==> flow/design.v <==
`default_nettype none
module as2650(
	input reset,
	output [12:0] adr,
	input [7:0] dbus_in,
	output [7:0] dbus_out,
	output oeb,
	output rw,
	output opreq,
	output wrp,
	output m_io,
	output d_c,
	input sense,
	output flag,
	input clk
);
	reg [7:0] r0;
	reg [7:0] r123[2:0];
	reg [7:0] r123_2[2:0];
	reg [14:0] pc;
	reg [7:0] psu;
	reg [7:0] psl;
	reg [7:0] ins_reg;
	reg [14:0] stack[7:0];
	reg [7:0] cycle;
	reg halted;
	reg [7:0] holding_reg;
	reg [7:0] addr_buff;
	reg [1:0] idx_ctrl;
	assign flag = psu[6];
	reg r_opreq;
	assign opreq = r_opreq;
	reg r_rw;
	assign rw = r_rw;
	reg [12:0] r_addr;
	assign adr = r_addr;
	reg r_m_io;
	assign m_io = r_m_io;
	reg r_d_c;
	assign d_c = r_d_c;
	reg r_wrp;
	assign wrp = r_wrp;
	reg [7:0] b_buf;
	assign oeb = r_rw ? 0 : 1;
	assign dbus_out = b_buf;
	wire [7:0] instr_reg = ins_reg[1:0] == 0 ? r0 : (psl[4] ? r123_2[ins_reg[1:0] - 1] : r123[ins_reg[1:0] - 1]);
	wire [7:0] instr_reg_p1 = instr_reg + 1;
	wire [7:0] instr_reg_m1 = instr_reg - 1;
	wire [14:0] branch_addr = pc + (dbus_in[6:0] >= 64 ? -(64 - (dbus_in[6:0] - 64)) : dbus_in[6:0]);
	wire carry = psl[0];
	wire overflow = psl[2];
	wire [7:0] rrr = psl[3] ? {carry, instr_reg[7:1]} : {instr_reg[0], instr_reg[7:1]};
	wire [7:0] rrl = psl[3] ? {instr_reg[6:0], carry} : {instr_reg[6:0], instr_reg[7]};
	wire [7:0] input1 = ins_reg[3:2] == 0 ? holding_reg : instr_reg;
	wire [7:0] input2 = ins_reg[3:2] == 0 ? instr_reg : holding_reg;
	wire [7:0] alu_next = alu_step(input1, input2);
	wire [16:0] mul_res = r0 * (psl[4] ? r123_2[0] : r123[0]);
	always @(posedge clk) begin
		if(reset) begin
			pc <= 0;
			r0 <= 0;
			r123[0] <= 0;
			r123[1] <= 0;
			r123[2] <= 0;
			r123_2[0] <= 0;
			r123_2[1] <= 0;
			r123_2[2] <= 0;
			psu <= 0;
			psl <= 0;
			cycle <= 0;
			r_opreq <= 0;
			r_rw <= 0;
			r_addr <= 0;
			r_m_io <= 1;
			r_d_c <= 0;
			r_wrp <= 0;
			halted <= 0;
			idx_ctrl <= 0;
			b_buf <= 0;
		end else if(!halted) begin
			psu[7] <= sense;
			cycle <= cycle + 1;
			if(cycle == 0) begin  
				idx_ctrl <= 0;
				r_m_io <= 1;
				r_opreq <= 1;
				r_rw <= 0;
				r_addr <= pc[12:0];
				pc <= pc + 1;
			end else if(cycle == 1) begin  
				ins_reg <= dbus_in;
				r_opreq <= 0;
			end else begin
				if(ins_reg[4]) begin
					if(ins_reg[3]) begin
						if(ins_reg == 'h9B || ins_reg == 'hBB) begin
							if(cycle == 2) begin  
								pc <= pc + 1;
								r_addr <= pc[12:0];
								r_opreq <= 1;
								r_rw <= 0;
							end else if(cycle == 3) begin  
								if(dbus_in[7]) begin  
									r_addr <= branch_addr[12:0];
									r_opreq <= 1;
									r_rw <= 0;
									cycle <= 8;
									ins_reg <= ins_reg == 'h9B ? 'h1B : 'h3B;
								end else begin  
									pc <= {1'b0, 1'b0, branch_addr[12:0]};
									r_opreq <= 0;
									cycle <= 0;
								end
							end
						end else if(ins_reg == 'h9F || ins_reg == 'hBF) begin
							if(cycle == 2) begin
								pc <= pc + 1;
								r_addr <= pc;
								r_opreq <= 1;
								r_rw <= 0;
							end else if(cycle == 3) begin
								addr_buff <= dbus_in;
								pc <= pc + 1;
								r_addr <= pc;
							end else if(cycle == 4) begin
								if(ins_reg == 'hBF) begin
									stack[psu[2:0]] <= pc;
									psu[2:0] <= psu[2:0] + 1;
								end
								if(addr_buff[7]) begin  
									r_addr <= {addr_buff[4:0], dbus_in};
								end else begin  
									r_opreq <= 0;
									pc <= {addr_buff[4:0], dbus_in} + (psl[4] ? r123_2[2] : r123[2]);
									cycle <= 0;
								end
							end else if(cycle == 5) begin
								addr_buff <= dbus_in;
								r_addr <= r_addr + 1;
							end else if(cycle == 6) begin
								pc <= {addr_buff[6:0], dbus_in};
								r_opreq <= 0;
								cycle <= 0;
							end
						end else begin
							if(cycle == 2) begin
								if(ins_reg[7:4] == 'h5 || ins_reg[7:4] == 'h7 || ins_reg[7:4] == 'hD || ins_reg[7:4] == 'hF) begin
									write_reg(ins_reg[7:4] == 'hD ? instr_reg_p1 : (ins_reg[7:4] == 'hF ? instr_reg_m1 : instr_reg), ins_reg[1:0]);
									if((ins_reg[7:4] == 'hD ? instr_reg_p1 : (ins_reg[7:4] == 'hF ? instr_reg_m1 : instr_reg)) == 0) begin  
										pc <= pc + (ins_reg[2] ? 2 : 1);
										cycle <= 0;
									end else begin
										pc <= pc + 1;
										r_addr <= pc;
										r_opreq <= 1;
										r_rw <= 0;
									end
								end else begin
									if(
										((ins_reg[7:4] == 'h1 || ins_reg[7:4] == 'h3)
										&&
										(ins_reg[1:0] != 'b11 && ins_reg[1:0] != psl[7:6]))
										||
										((ins_reg[7:4] == 'h9 || ins_reg[7:4] == 'hB)
										&&
										(ins_reg[1:0] == psl[7:6]))
										) begin  
										pc <= pc + (ins_reg[2] ? 2 : 1);
										cycle <= 0;
									end else begin
										pc <= pc + 1;
										r_addr <= pc;
										r_opreq <= 1;
										r_rw <= 0;
									end
								end
							end else if(cycle == 3) begin
								if(!ins_reg[2]) begin  
									if(dbus_in[7]) begin  
										r_addr <= branch_addr[12:0];
										cycle <= 8;
									end else begin  
										push_stack();
										pc <= branch_addr[12:0];
										r_opreq <= 0;
										cycle <= 0;
									end
								end else begin  
									addr_buff <= dbus_in;
									pc <= pc + 1;
									r_addr <= pc;
								end
							end else if(cycle == 4) begin  
								if(addr_buff[7]) begin  
									r_addr <= {addr_buff[4:0], dbus_in};
									cycle <= 8;
								end else begin  
									push_stack();
									pc <= {addr_buff[6:0], dbus_in};
									r_opreq <= 0;
									cycle <= 0;
								end
							end else if(cycle == 8) begin  
								addr_buff <= dbus_in;
								r_addr <= r_addr + 1;
							end else if(cycle == 9) begin  
								push_stack();
								pc <= {dbus_in[4:0], addr_buff};
								r_opreq <= 0;
								cycle <= 0;
							end
						end
					end else begin
						if((ins_reg[7:4] == 'h1 || ins_reg[7:4] == 'h3) && ins_reg[2]) begin
							if(cycle == 2) begin
								if(ins_reg[1:0] == 'b11 || ins_reg[1:0] == psl[7:6]) begin  
									pc <= stack[psu[2:0] - 3'd1];
									psu[2:0] <= psu[2:0] - 1;
									if(ins_reg[7:4] == 'h3) begin  
										psu[5] <= 0;
									end
									cycle <= 0;
								end else begin  
									cycle <= 0;
								end
							end
						end else if((ins_reg[7:4] == 'h3 || ins_reg[7:4] == 'h7) && !ins_reg[2]) begin
							if(cycle == 2) begin
								r_opreq <= 1;
								r_rw <= 0;
								r_m_io <= 0;
								r_d_c <= ins_reg[7:4] == 'h7 ? 1 : 0;
							end else if(cycle == 3) begin
								set_cc_for(dbus_in);
								write_reg(dbus_in, ins_reg[1:0]);
								r_opreq <= 0;
								r_m_io <= 1;
								cycle <= 0;
							end
						end else if((ins_reg[7:4] == 'hB || ins_reg[7:4] == 'hF) && !ins_reg[2]) begin
							if(cycle == 2) begin
								r_opreq <= 1;
								r_rw <= 1;
								b_buf <= instr_reg;
								r_m_io <= 0;
								r_d_c <= ins_reg[7:4] == 'hF ? 1 : 0;
							end else if(cycle == 3) begin
								r_wrp <= 1;
							end else if(cycle == 4) begin
								r_wrp <= 0;
								r_opreq <= 0;
								r_rw <= 0;
								r_m_io <= 1;
								cycle <= 0;
							end
						end else if(ins_reg[7:4] == 'h5 && !ins_reg[2]) begin
							if(cycle == 2) begin
								if(psl[3]) begin
									psl[0] <= instr_reg[0];
									psl[5] <= instr_reg[6];
								end
								set_cc_for(rrr);
								write_reg(rrr, ins_reg[1:0]);
								cycle <= 0;
							end
						end else if(ins_reg[7:4] == 'hD && !ins_reg[2]) begin
							if(cycle == 2) begin
								if(psl[3]) begin
									psl[0] <= instr_reg[7];
									psl[5] <= instr_reg[4];
								end
								set_cc_for(rrl);
								write_reg(rrl, ins_reg[1:0]);
								cycle <= 0;
							end
						end else if(ins_reg[7:4] >= 'h94 && ins_reg[7:4] <= 'h97) begin  
							if(cycle == 2) begin
								write_reg(instr_reg + (psl[0] ? 0 : 'hA0) + (psl[5] ? 0 : 'h0A), ins_reg[1:0]);
								cycle <= 0;
							end
						end else begin
							if(cycle == 2) begin
								if(ins_reg == 'h90) begin  
									if(psl[4]) begin
										r123_2[1] <= mul_res[7:0];
										r123_2[2] <= mul_res[15:8];
									end else begin
										r123[1] <= mul_res[7:0];
										r123[2] <= mul_res[15:8];
									end
									cycle <= 0;
								end else if(ins_reg == 'h91) begin  
									if(psl[4]) begin
										r0 <= r123_2[0];
										r123_2[0] <= r0;
									end else begin
										r0 <= r123[0];
										r123[0] <= r0;
									end
									cycle <= 0;
								end else if(ins_reg == 'h10) begin  
									r0 <= stack[psu[2:0] - 3'd1][7:0];
									if(psl[4]) begin
										r123_2[0] <= stack[psu[2:0] - 3'd1][14:8];
									end else begin
										r123[0] <= stack[psu[2:0] - 3'd1][14:8];
									end
									psu[2:0] <= psu[2:0] - 1;
									cycle <= 0;
								end else if(ins_reg == 'h11) begin  
									stack[psu[2:0] - 3'd1][7:0] <= r0;
									if(psl[4]) begin
										stack[psu[2:0]][14:8] <= r123_2[0];
									end else begin
										stack[psu[2:0]][14:8] <= r123[0];
									end
									psu[2:0] <= psu[2:0] + 1;
									cycle <= 0;
								end else if(ins_reg == 'h12) begin
									r0 <= psu;
									set_cc_for(r0);
									cycle <= 0;
								end else if(ins_reg == 'h13) begin
									r0 <= psl;
									set_cc_for(r0);
									cycle <= 0;
								end else if(ins_reg == 'h92) begin
									psu <= r0;
								end else if(ins_reg == 'h93) begin
									psl <= r0;
								end else begin
									r_rw <= 0;
									r_opreq <= 1;
									pc <= pc + 1;
									r_addr <= pc;
								end
							end else if(cycle == 3) begin
								if(ins_reg == 'h74) begin
									psu <= psu & ~dbus_in;
								end else if(ins_reg == 'h75) begin
									psl <= psl & ~dbus_in;
								end else if(ins_reg == 'h76) begin
									psu <= psu | dbus_in;
								end else if(ins_reg == 'h77) begin
									psl <= psl | dbus_in;
								end else if(ins_reg == 'hB4 || ins_reg == 'hB6) begin
									psl[7:6] <= (psu & dbus_in) == dbus_in ? 0 : 2;
								end else if(ins_reg == 'hB5 || ins_reg == 'hB7) begin
									psl[7:6] <= (psl & dbus_in) == dbus_in ? 0 : 2;
								end else if(ins_reg >= 'hF4 && ins_reg <= 'hF7) begin  
									psl[7:6] <= (instr_reg & dbus_in) == dbus_in ? 0 : 2;
								end
								r_opreq <= 0;
								cycle <= 0;
							end
						end
					end
				end else begin
					if(cycle == 2) begin
						if(ins_reg == 'h40) begin  
							halted <= 1;
							cycle <= 0;
						end else if(ins_reg == 'hC0) begin  
							cycle <= 0;
						end else begin
							if(ins_reg[3:2] == 0) begin  
								if(ins_reg[7:4] == 0) begin  
									r0 <= instr_reg;
									set_cc_for(instr_reg);
									cycle <= 0;
								end else if(ins_reg[7:4] == 'hC && ins_reg[3:2] == 0) begin  
									write_reg(r0, ins_reg[1:0]);
									set_cc_for(r0);
									cycle <= 0;
								end else begin  
									holding_reg <= r0;
									cycle <= 4;
								end
							end else begin
								r_opreq <= 1;
								r_rw <= 0;
								r_addr <= pc[12:0];
								pc <= pc + 1;
								if(ins_reg[3:2] == 1) begin
									cycle <= 3;
								end else if(ins_reg[3:2] == 2) begin
									cycle <= 'b10_000000;
								end else if(ins_reg[3:2] == 3) begin
									cycle <= 'b11_000000;
								end
							end
						end
					end else if(cycle == 3) begin
						r_opreq <= 0;
						holding_reg <= dbus_in;
					end else if(cycle == 4) begin
						if(ins_reg[7:5] == 7) begin
							if(psl[1]) begin
								psl[7:6] <= input1 > input2 ? 'b01 : (input1 < input2 ? 'b10 : 'b00);
							end else begin
								psl[7:6] <= input1[7] == input2[7] ? (input1 > input2 ? 'b01 : (input1 < input2 ? 'b10 : 'b00)) : (input1[7] ? 'b10 : 'b01);
							end
						end else begin
							set_cc_for(alu_next);
							write_reg(alu_next, idx_ctrl != 0 || ins_reg[3:2] == 0 ? 0 : ins_reg[1:0]);
							if(ins_reg[7:5] == 4 || ins_reg[7:5] == 5) begin
								psl[5] <= alu_next[4];
								psl[2] <= input1[7] == input2[7] && alu_next[7] != input1[7];
								psl[0] <= alu_next < input1;
							end
						end
						r_opreq <= 0;
						cycle <= 0;
					end
					else if(cycle == 8) begin
						if(ins_reg >= 'hC4 && ins_reg <= 'hC7) begin
							cycle <= 0;
						end else begin
							r_wrp <= 1;
						end
					end else if(cycle == 9) begin
						r_rw <= 0;
						r_wrp <= 0;
						r_opreq <= 0;
						cycle <= 0;
					end
					else if(cycle == 'b10_000000) begin
						cycle <= dbus_in[7] ? 'b01_000000 : (ins_reg[7:5] == 6 ? 8 : 3);  
						r_addr <= pc[12:0] + 1 + (dbus_in[6:0] >= 64 ? -(64 - (dbus_in[6:0] - 64)) : dbus_in[6:0]);  
						if(!dbus_in[7]) begin
							setup_read();
						end
					end
					else if(cycle == 'b11_000000) begin
						addr_buff <= dbus_in;  
						r_addr <= r_addr + 1;  
						pc <= pc + 1;
					end else if(cycle == 'b11_000001) begin
						cycle <= addr_buff[7] ? 'b01_000000 : (ins_reg[7:5] == 6 ? 8 : 3);  
						idx_ctrl <= addr_buff[6:5];
						if(!addr_buff[7]) begin
							if(addr_buff[6:5] == 0) begin
								r_addr <= {addr_buff[4:0], dbus_in};
							end else begin
								r_addr <= {addr_buff[4:0], dbus_in} + (addr_buff[6:5] == 1 ? instr_reg_p1 : (addr_buff[6:5] == 2 ? instr_reg_m1 : instr_reg));
								write_reg(addr_buff[6:5] == 1 ? instr_reg_p1 : (addr_buff[6:5] == 2 ? instr_reg_m1 : instr_reg), ins_reg[1:0]);
							end
							setup_read();
						end else begin
							r_addr <= {addr_buff[4:0], dbus_in};
						end
					end
					else if(cycle == 'b01_000000) begin
						addr_buff <= dbus_in;  
						r_addr <= r_addr + 1;  
					end else if(cycle == 'b01_000001) begin
						if(idx_ctrl == 0) begin
							r_addr <= {addr_buff[4:0], dbus_in};
						end else begin
							r_addr <= {addr_buff[4:0], dbus_in} + (idx_ctrl[1:0] == 1 ? instr_reg_p1 : (idx_ctrl[1:0] == 2 ? instr_reg_m1 : instr_reg));
							write_reg(idx_ctrl[1:0] == 1 ? instr_reg_p1 : (idx_ctrl[1:0] == 2 ? instr_reg_m1 : instr_reg), ins_reg[1:0]);
						end
						cycle <= ins_reg[7:5] == 6 ? 8 : 3;  
						setup_read();
					end
				end
			end
		end
	end
	task write_reg(input [7:0] data, input [1:0] r_addr);
		begin
			if(r_addr == 0) begin
				r0 <= data;
			end else begin
				if(psl[4]) begin
					r123_2[r_addr - 1] <= data;
				end else begin
					r123[r_addr - 1] <= data;
				end
			end
		end
	endtask
	task push_stack();
		begin
			if(ins_reg[7:4] == 'h3 || ins_reg[7:4] == 'h7 || ins_reg[7:4] == 'hB) begin
				stack[psu[2:0]] <= pc;
				psu[2:0] <= psu[2:0] + 1;
			end
		end
	endtask
	task set_cc_for(input [7:0] val);
		begin
			psl[7:6] <= val > 127 ? 'b10 : (val != 0 ? 'b01 : 'b00);
		end
	endtask
	task setup_read();
		begin
			if(ins_reg[7:4] == 'hC) begin
				r_rw <= 1;
				b_buf <= addr_buff[6:5] != 0 ? r0 : instr_reg;  
				cycle <= 8;
			end
		end
	endtask
	function [7:0] alu_step(input [7:0] input1, input [7:0] input2);
		begin
			if(ins_reg[7:5] == 1) begin
				alu_step = input1 ^ input2;
			end else if(ins_reg[7:5] == 2) begin
				alu_step = input1 & input2;
			end else if(ins_reg[7:5] == 3) begin
				alu_step = input1 | input2;
			end else if(ins_reg[7:5] == 4) begin
				alu_step = input1 + input2 + (psl[3] && psl[0]);
			end else if(ins_reg[7:5] == 5) begin
				alu_step = input1 + ~input2 + (!psl[3] || psl[0]);
			end else begin
				alu_step = input2;
			end
		end
	endfunction
endmodule
* Tool chain data of as2650 *
What the tools print for as2650, step after step.
Lines are those of the file above, counted from 1.
Operators: Yosys type, input widths -> output width; for muxes data width and select width s.
Library cell names are shortened.
A cell with - has no value.

design
  top = as2650
  clock port = clk
  library = sky130hd
  corner = tt_025C_1v80

* After elaboration *
Counts by Yosys on the flattened word-level netlist (proc, flatten, opt, wreduce; memories kept). Register bits leave out memories and registers merged into their read ports (data or address). Print and check cells are left out.
Memory sizes are those after Yosys's memory passes, which may raise the word count (mostly to a power of two), join words into wider ones and drop unused or constant bits.

storage and ports
  bits of input ports = 11
  flip-flop bits (word level) = 100
  bits in writable memories = 184
  memories = 3

memory list
  memory  words  width  RTL line  text
  stack   8      15     24        reg [14:0] stack[7:0];
  r123    4      8      18        reg [7:0] r123[2:0];
  r123_2  4      8      19        reg [7:0] r123_2[2:0];

cells by class
  equality and inequality tests = 330
  bitwise operators = 45
  reduce/logical cells = 101
  multiply operators = 1
  muxes and demuxes = 1,688
  $lt $le $gt $ge = 16
  add/subtract/negate cells = 26

operator list
  cell                number
  $mux 8              585
  $mux 15             158
  $mux 1              709
  $mux 13             54
  $mux 2              115
  $mux 3              57
  $ne 5x5->1 const B  31
  $ne 8x8->1 const B  19
  $ne 4x4->1 const B  35
  $eq 8x8->1 const B  16
  $mul 8x8->16        1
  $ne 6x6->1 const B  17
  $ne 2x2->1 const B  49
  $ne 7x7->1 const B  13
  $ne 3x3->1 const B  30
  $reduce_or 32->1    2
  $mux 32             2
  $reduce_and 29->1   2
  $ne 3x2->1 const B  19
  $eq 8x7->1 const B  7
  $reduce_bool 8->1   7
  $reduce_and 27->1   2
  $gt 8x7->1 const B  6
  $and 8x8->8         6
  $reduce_and 23->1   2
  $reduce_and 38->1   1
  $reduce_and 33->1   1
  $logic_not 32->1    1

Not listed: further kinds 97, cells in them 260.

* Logic depth *
Longest topological path by Yosys (ltp), each cell counted once; first at word level (registers and memories cut), then after technology mapping (sequential cells cut; the memories' decode and read muxes count).

depth
  word-level depth = 25
  ABC_AREA = 0
  gate-level depth with buffers = 26
  mapped depth without buffers = 22

* Mapped cells and area *
Yosys stat after the flow's synthesis: flattened, memories mapped to cells. It holds for the ABC_AREA given above (unset counts as 0); a run with the other value may have another netlist.
The area totals of this step are shown rounded.

cell types
  type      number  total area (µm²)
  edfxtp_1  208     6,245.99
  dfxtp_1   76      1.52E+03
  ha_1      120     1,501.44
  nand2_1   390     1.46E+03
  a21oi_1   267     1.34E+03
  nor2_1    337     1.26E+03
  o21ai_0   225     1,126.08
  clkbuf_1  267     1E+03
  mux2i_1   97      970.931
  mux2_2    79      889.603
  fa_1      44      880.845
  mux4_2    37      833.299
  xnor2_1   88      770.739
  inv_1     171     641.866
  o22ai_1   83      519.248
  nand3_1   95      475.456
  a211oi_1  61      457.939
  o211ai_1  54      405.389

Other cell types: 82; their cells: 910.

mapped netlist
  mapped area = 29,000 µm²
  mapped flip-flops = 284
  cell count = 3,609

* Timing after synthesis *
Source: OpenSTA report_checks on the synthesized netlist (no wires, ideal clock, input and output delay 20% of the period each), path of least setup slack; recovery checks are left aside. Register names are those of the netlist, which keeps one name where synthesis merged equal registers.

timing path post-synthesis
  path type = reg-to-reg
  start = register ins_reg[0]
  end = register (no name shown)
  clock period = 8.0 ns
  driving pins on the path = 24
  required time = 7.905 ns
  arrival time = 6.163 ns
  delay of the path = 6.258 ns
  path slack = 1.741 ns
  synthesis period reached = 6.259 ns

"delay of the path" = arrival - input delay + setup time.
"driving pins on the path": output pins that drive a net of the path, with the launching flip-flop's if there is one; two outputs of one cell count as two.
"synthesis period reached" = period - worst setup slack (recovery checks aside). The figure is calculated, with input and output delays left at 20% of the set period.

between the ends, post-synthesis
  cells stage by stage = edfxtp_1 -> buf_6 -> clkbuf_1 -> inv_1 -> ha_1 -> buf_2 -> buf_4 -> buf_1 -> mux4_2 -> a221oi_2 -> clkbuf_1 -> ha_1 -> clkbuf_1 -> or3_1 -> o32a_1 -> o21ai_0 -> mux2i_1 -> a2bb2oi_1 -> inv_1 -> ha_1 -> nand4_1 -> o21ai_0 -> or4_1 -> a221oi_1

RTL lines, path post-synthesis
  item                RTL line  text
  start: declaration  23        reg [7:0] ins_reg;
  start: assignment   91        ins_reg <= dbus_in;
  start: assignment   108       ins_reg <= ins_reg == 'h9B ? 'h1B : 'h3B;

No chain of elaborated cells between the ends is given.

* Path in the finished layout *
From the final timing report of run 1: the path of least setup slack in the routed layout; clock arrival at registers is part of the times.

timing path post-layout
  path type = reg-to-reg
  start = register ins_reg[1]
  end = register r_addr[8]
  driving pins on the path = 25
  path slack = 0.93 ns
  arrival time = 7.52 ns
  clock period = 8.0 ns
  required time = 8.45 ns

The rows between start and end are the longest chain of elaborated cells between them; the timing report does not say that the signal goes this way. Where chains are equally long, one stands for them.
A line is the first line of the expression or statement that the cell stems from. Yosys adds cells for indexed reads and writes and turns some case tables into memories.
A memory read counts as a cell of the chain, while the word-level depth stops at memories.
At most two assigning lines are given for a register; there are more.

between the ends, post-layout
  cells stage by stage = edfxtp_1 -> inv_1 -> ha_1 -> buf_4 -> mux2i_1 -> o22ai_1 -> nor3_2 -> buf_4 -> inv_1 -> buf_4 -> ha_1 -> o311ai_2 -> nor3_1 -> a22oi_1 -> xnor2_1 -> inv_1 -> ha_1 -> inv_1 -> o21bai_1 -> a21oi_1 -> nor2_1 -> o221ai_1 -> nand3_1 -> a222oi_1 -> a211oi_1
  cells in the longest elaborated chain = 22

RTL lines, path post-layout
  item                RTL line  text
  start: declaration  23        reg [7:0] ins_reg;
  start: assignment   91        ins_reg <= dbus_in;
  start: assignment   108       ins_reg <= ins_reg == 'h9B ? 'h1B : 'h3B;
  $sub 2x1->2         46        wire [7:0] instr_reg = ins_reg[1:0] == 0 ? r0 : (psl[4] ? r123_2[ins_reg[1:0] - 1] : r123[ins_reg[1:0] - 1]);
  $mem_v2 4x8         18        reg [7:0] r123[2:0];
  $mux 8 x2           46
  $sub 8x1->8         48        wire [7:0] instr_reg_m1 = instr_reg - 1;
  $mux 8 x2           460       r_addr <= {addr_buff[4:0], dbus_in} + (idx_ctrl[1:0] == 1 ? instr_reg_p1 : (idx_ctrl[1:0] == 2 ? instr_reg_m1 ...
  $add 13x8->13       460
  $mux 13             457       if(idx_ctrl == 0) begin
  (+6 left out)       -
  $mux 13             415       else if(cycle == 8) begin
  $mux 13             396       end else if(cycle == 4) begin
  $mux 13             393       end else if(cycle == 3) begin
  $mux 13             359       if(cycle == 2) begin
  $mux 13             94        if(ins_reg[4]) begin
  $mux 13             90        end else if(cycle == 1) begin
  $mux 13             83        if(cycle == 0) begin
  end: assignment     88        r_addr <= pc[12:0];
  end: assignment     99        r_addr <= pc[12:0];
  end: declaration    35        reg [12:0] r_addr;

Wiki page: as2650 / flow data

Stored flow runs of as2650 (2 of them; Yosys, OpenROAD, sky130hd). They differ in their settings and are not a sequence. Constraints: input delay and output delay 20% of the set period each, output load 0.01 pF.
"achieved clock period" is the run's clock period less its worst setup slack. It is reckoned from that one timing run; input and output delays stay at 20% of the period that was set.
By "worst setup path time" is meant the share of the clock period that the worst setup path is allowed (20% is reserved at inputs, 20% at outputs), minus its slack. Clock arrival times at its registers enter into it.
By "power" is meant OpenSTA's value without simulated activity: inputs other than the clock are taken to toggle once in ten clock periods, and the tool carries that through the logic.
Values from the reports are rounded here.

Run 1
==> flow/run.sh <==
#!/bin/bash
# the make line also repeats the synthesis and layout settings of config.mk as NAME=value (left out here)
make -C /OpenROAD-flow-scripts/flow DESIGN_CONFIG=/design/flow/config.mk WORK_HOME=/design/flow/orfs CLKGATE_MAP_FILE= finish
==> flow/config.mk <==
export PLATFORM = sky130hd
export DESIGN_NAME = as2650
export DESIGN_NICKNAME = as2650
export VERILOG_FILES = /design/flow/design.v
export SDC_FILE = /design/flow/constraint.sdc
export NUM_CORES = 4
export LEC_CHECK = 0
export CAP_MARGIN = 20
export CORE_MARGIN = 2
export CORE_UTILIZATION = 40
export SLEW_MARGIN = 20
==> flow/constraint.sdc <==
create_clock -name core_clock -period 8.0 [get_ports {clk}]
set_input_delay 1.6000 -clock core_clock [delete_from_list [all_inputs] [get_ports {clk}]]
set_output_delay 1.6000 -clock core_clock [all_outputs]
set_load 0.01 [all_outputs]

==> results of run 1 <==
chip area after synthesis (Yosys): 29,000 µm²
die area: 74,800 µm²
standard-cell area of the final layout: 32,000 µm²
utilization: 0.446
worst setup slack after layout: 0.932 ns
total negative slack: 0.000 ns
worst hold slack: 0.494 ns
power: 8,870 µW
achieved clock period: 7.068 ns
worst setup path time: 7.07 ns
worst setup path kind: reg-to-reg

Run 2
==> flow/run.sh <==
#!/bin/bash
# the make line also repeats the synthesis and layout settings of config.mk as NAME=value (left out here)
make -C /OpenROAD-flow-scripts/flow DESIGN_CONFIG=/design/flow/config.mk WORK_HOME=/design/flow/orfs CLKGATE_MAP_FILE= finish
==> flow/config.mk <==
export PLATFORM = sky130hd
export DESIGN_NAME = as2650
export DESIGN_NICKNAME = as2650
export VERILOG_FILES = /design/flow/design.v
export SDC_FILE = /design/flow/constraint.sdc
export NUM_CORES = 4
export LEC_CHECK = 0
export CAP_MARGIN = 20
export CORE_MARGIN = 2
export CORE_UTILIZATION = 40
export SLEW_MARGIN = 20
==> flow/constraint.sdc <==
create_clock -name core_clock -period 7.24 [get_ports {clk}]
set_input_delay 1.4480 -clock core_clock [delete_from_list [all_inputs] [get_ports {clk}]]
set_output_delay 1.4480 -clock core_clock [all_outputs]
set_load 0.01 [all_outputs]

==> results of run 2 <==
chip area after synthesis (Yosys): 29,000 µm²
die area: 74,800 µm²
standard-cell area of the final layout: 32,100 µm²
utilization: 0.447
worst setup slack after layout: 0.603 ns
total negative slack: 0.000 ns
worst hold slack: 0.493 ns
power: 9,800 µW
achieved clock period: 6.637 ns
worst setup path time: 6.64 ns
worst setup path kind: reg-to-reg
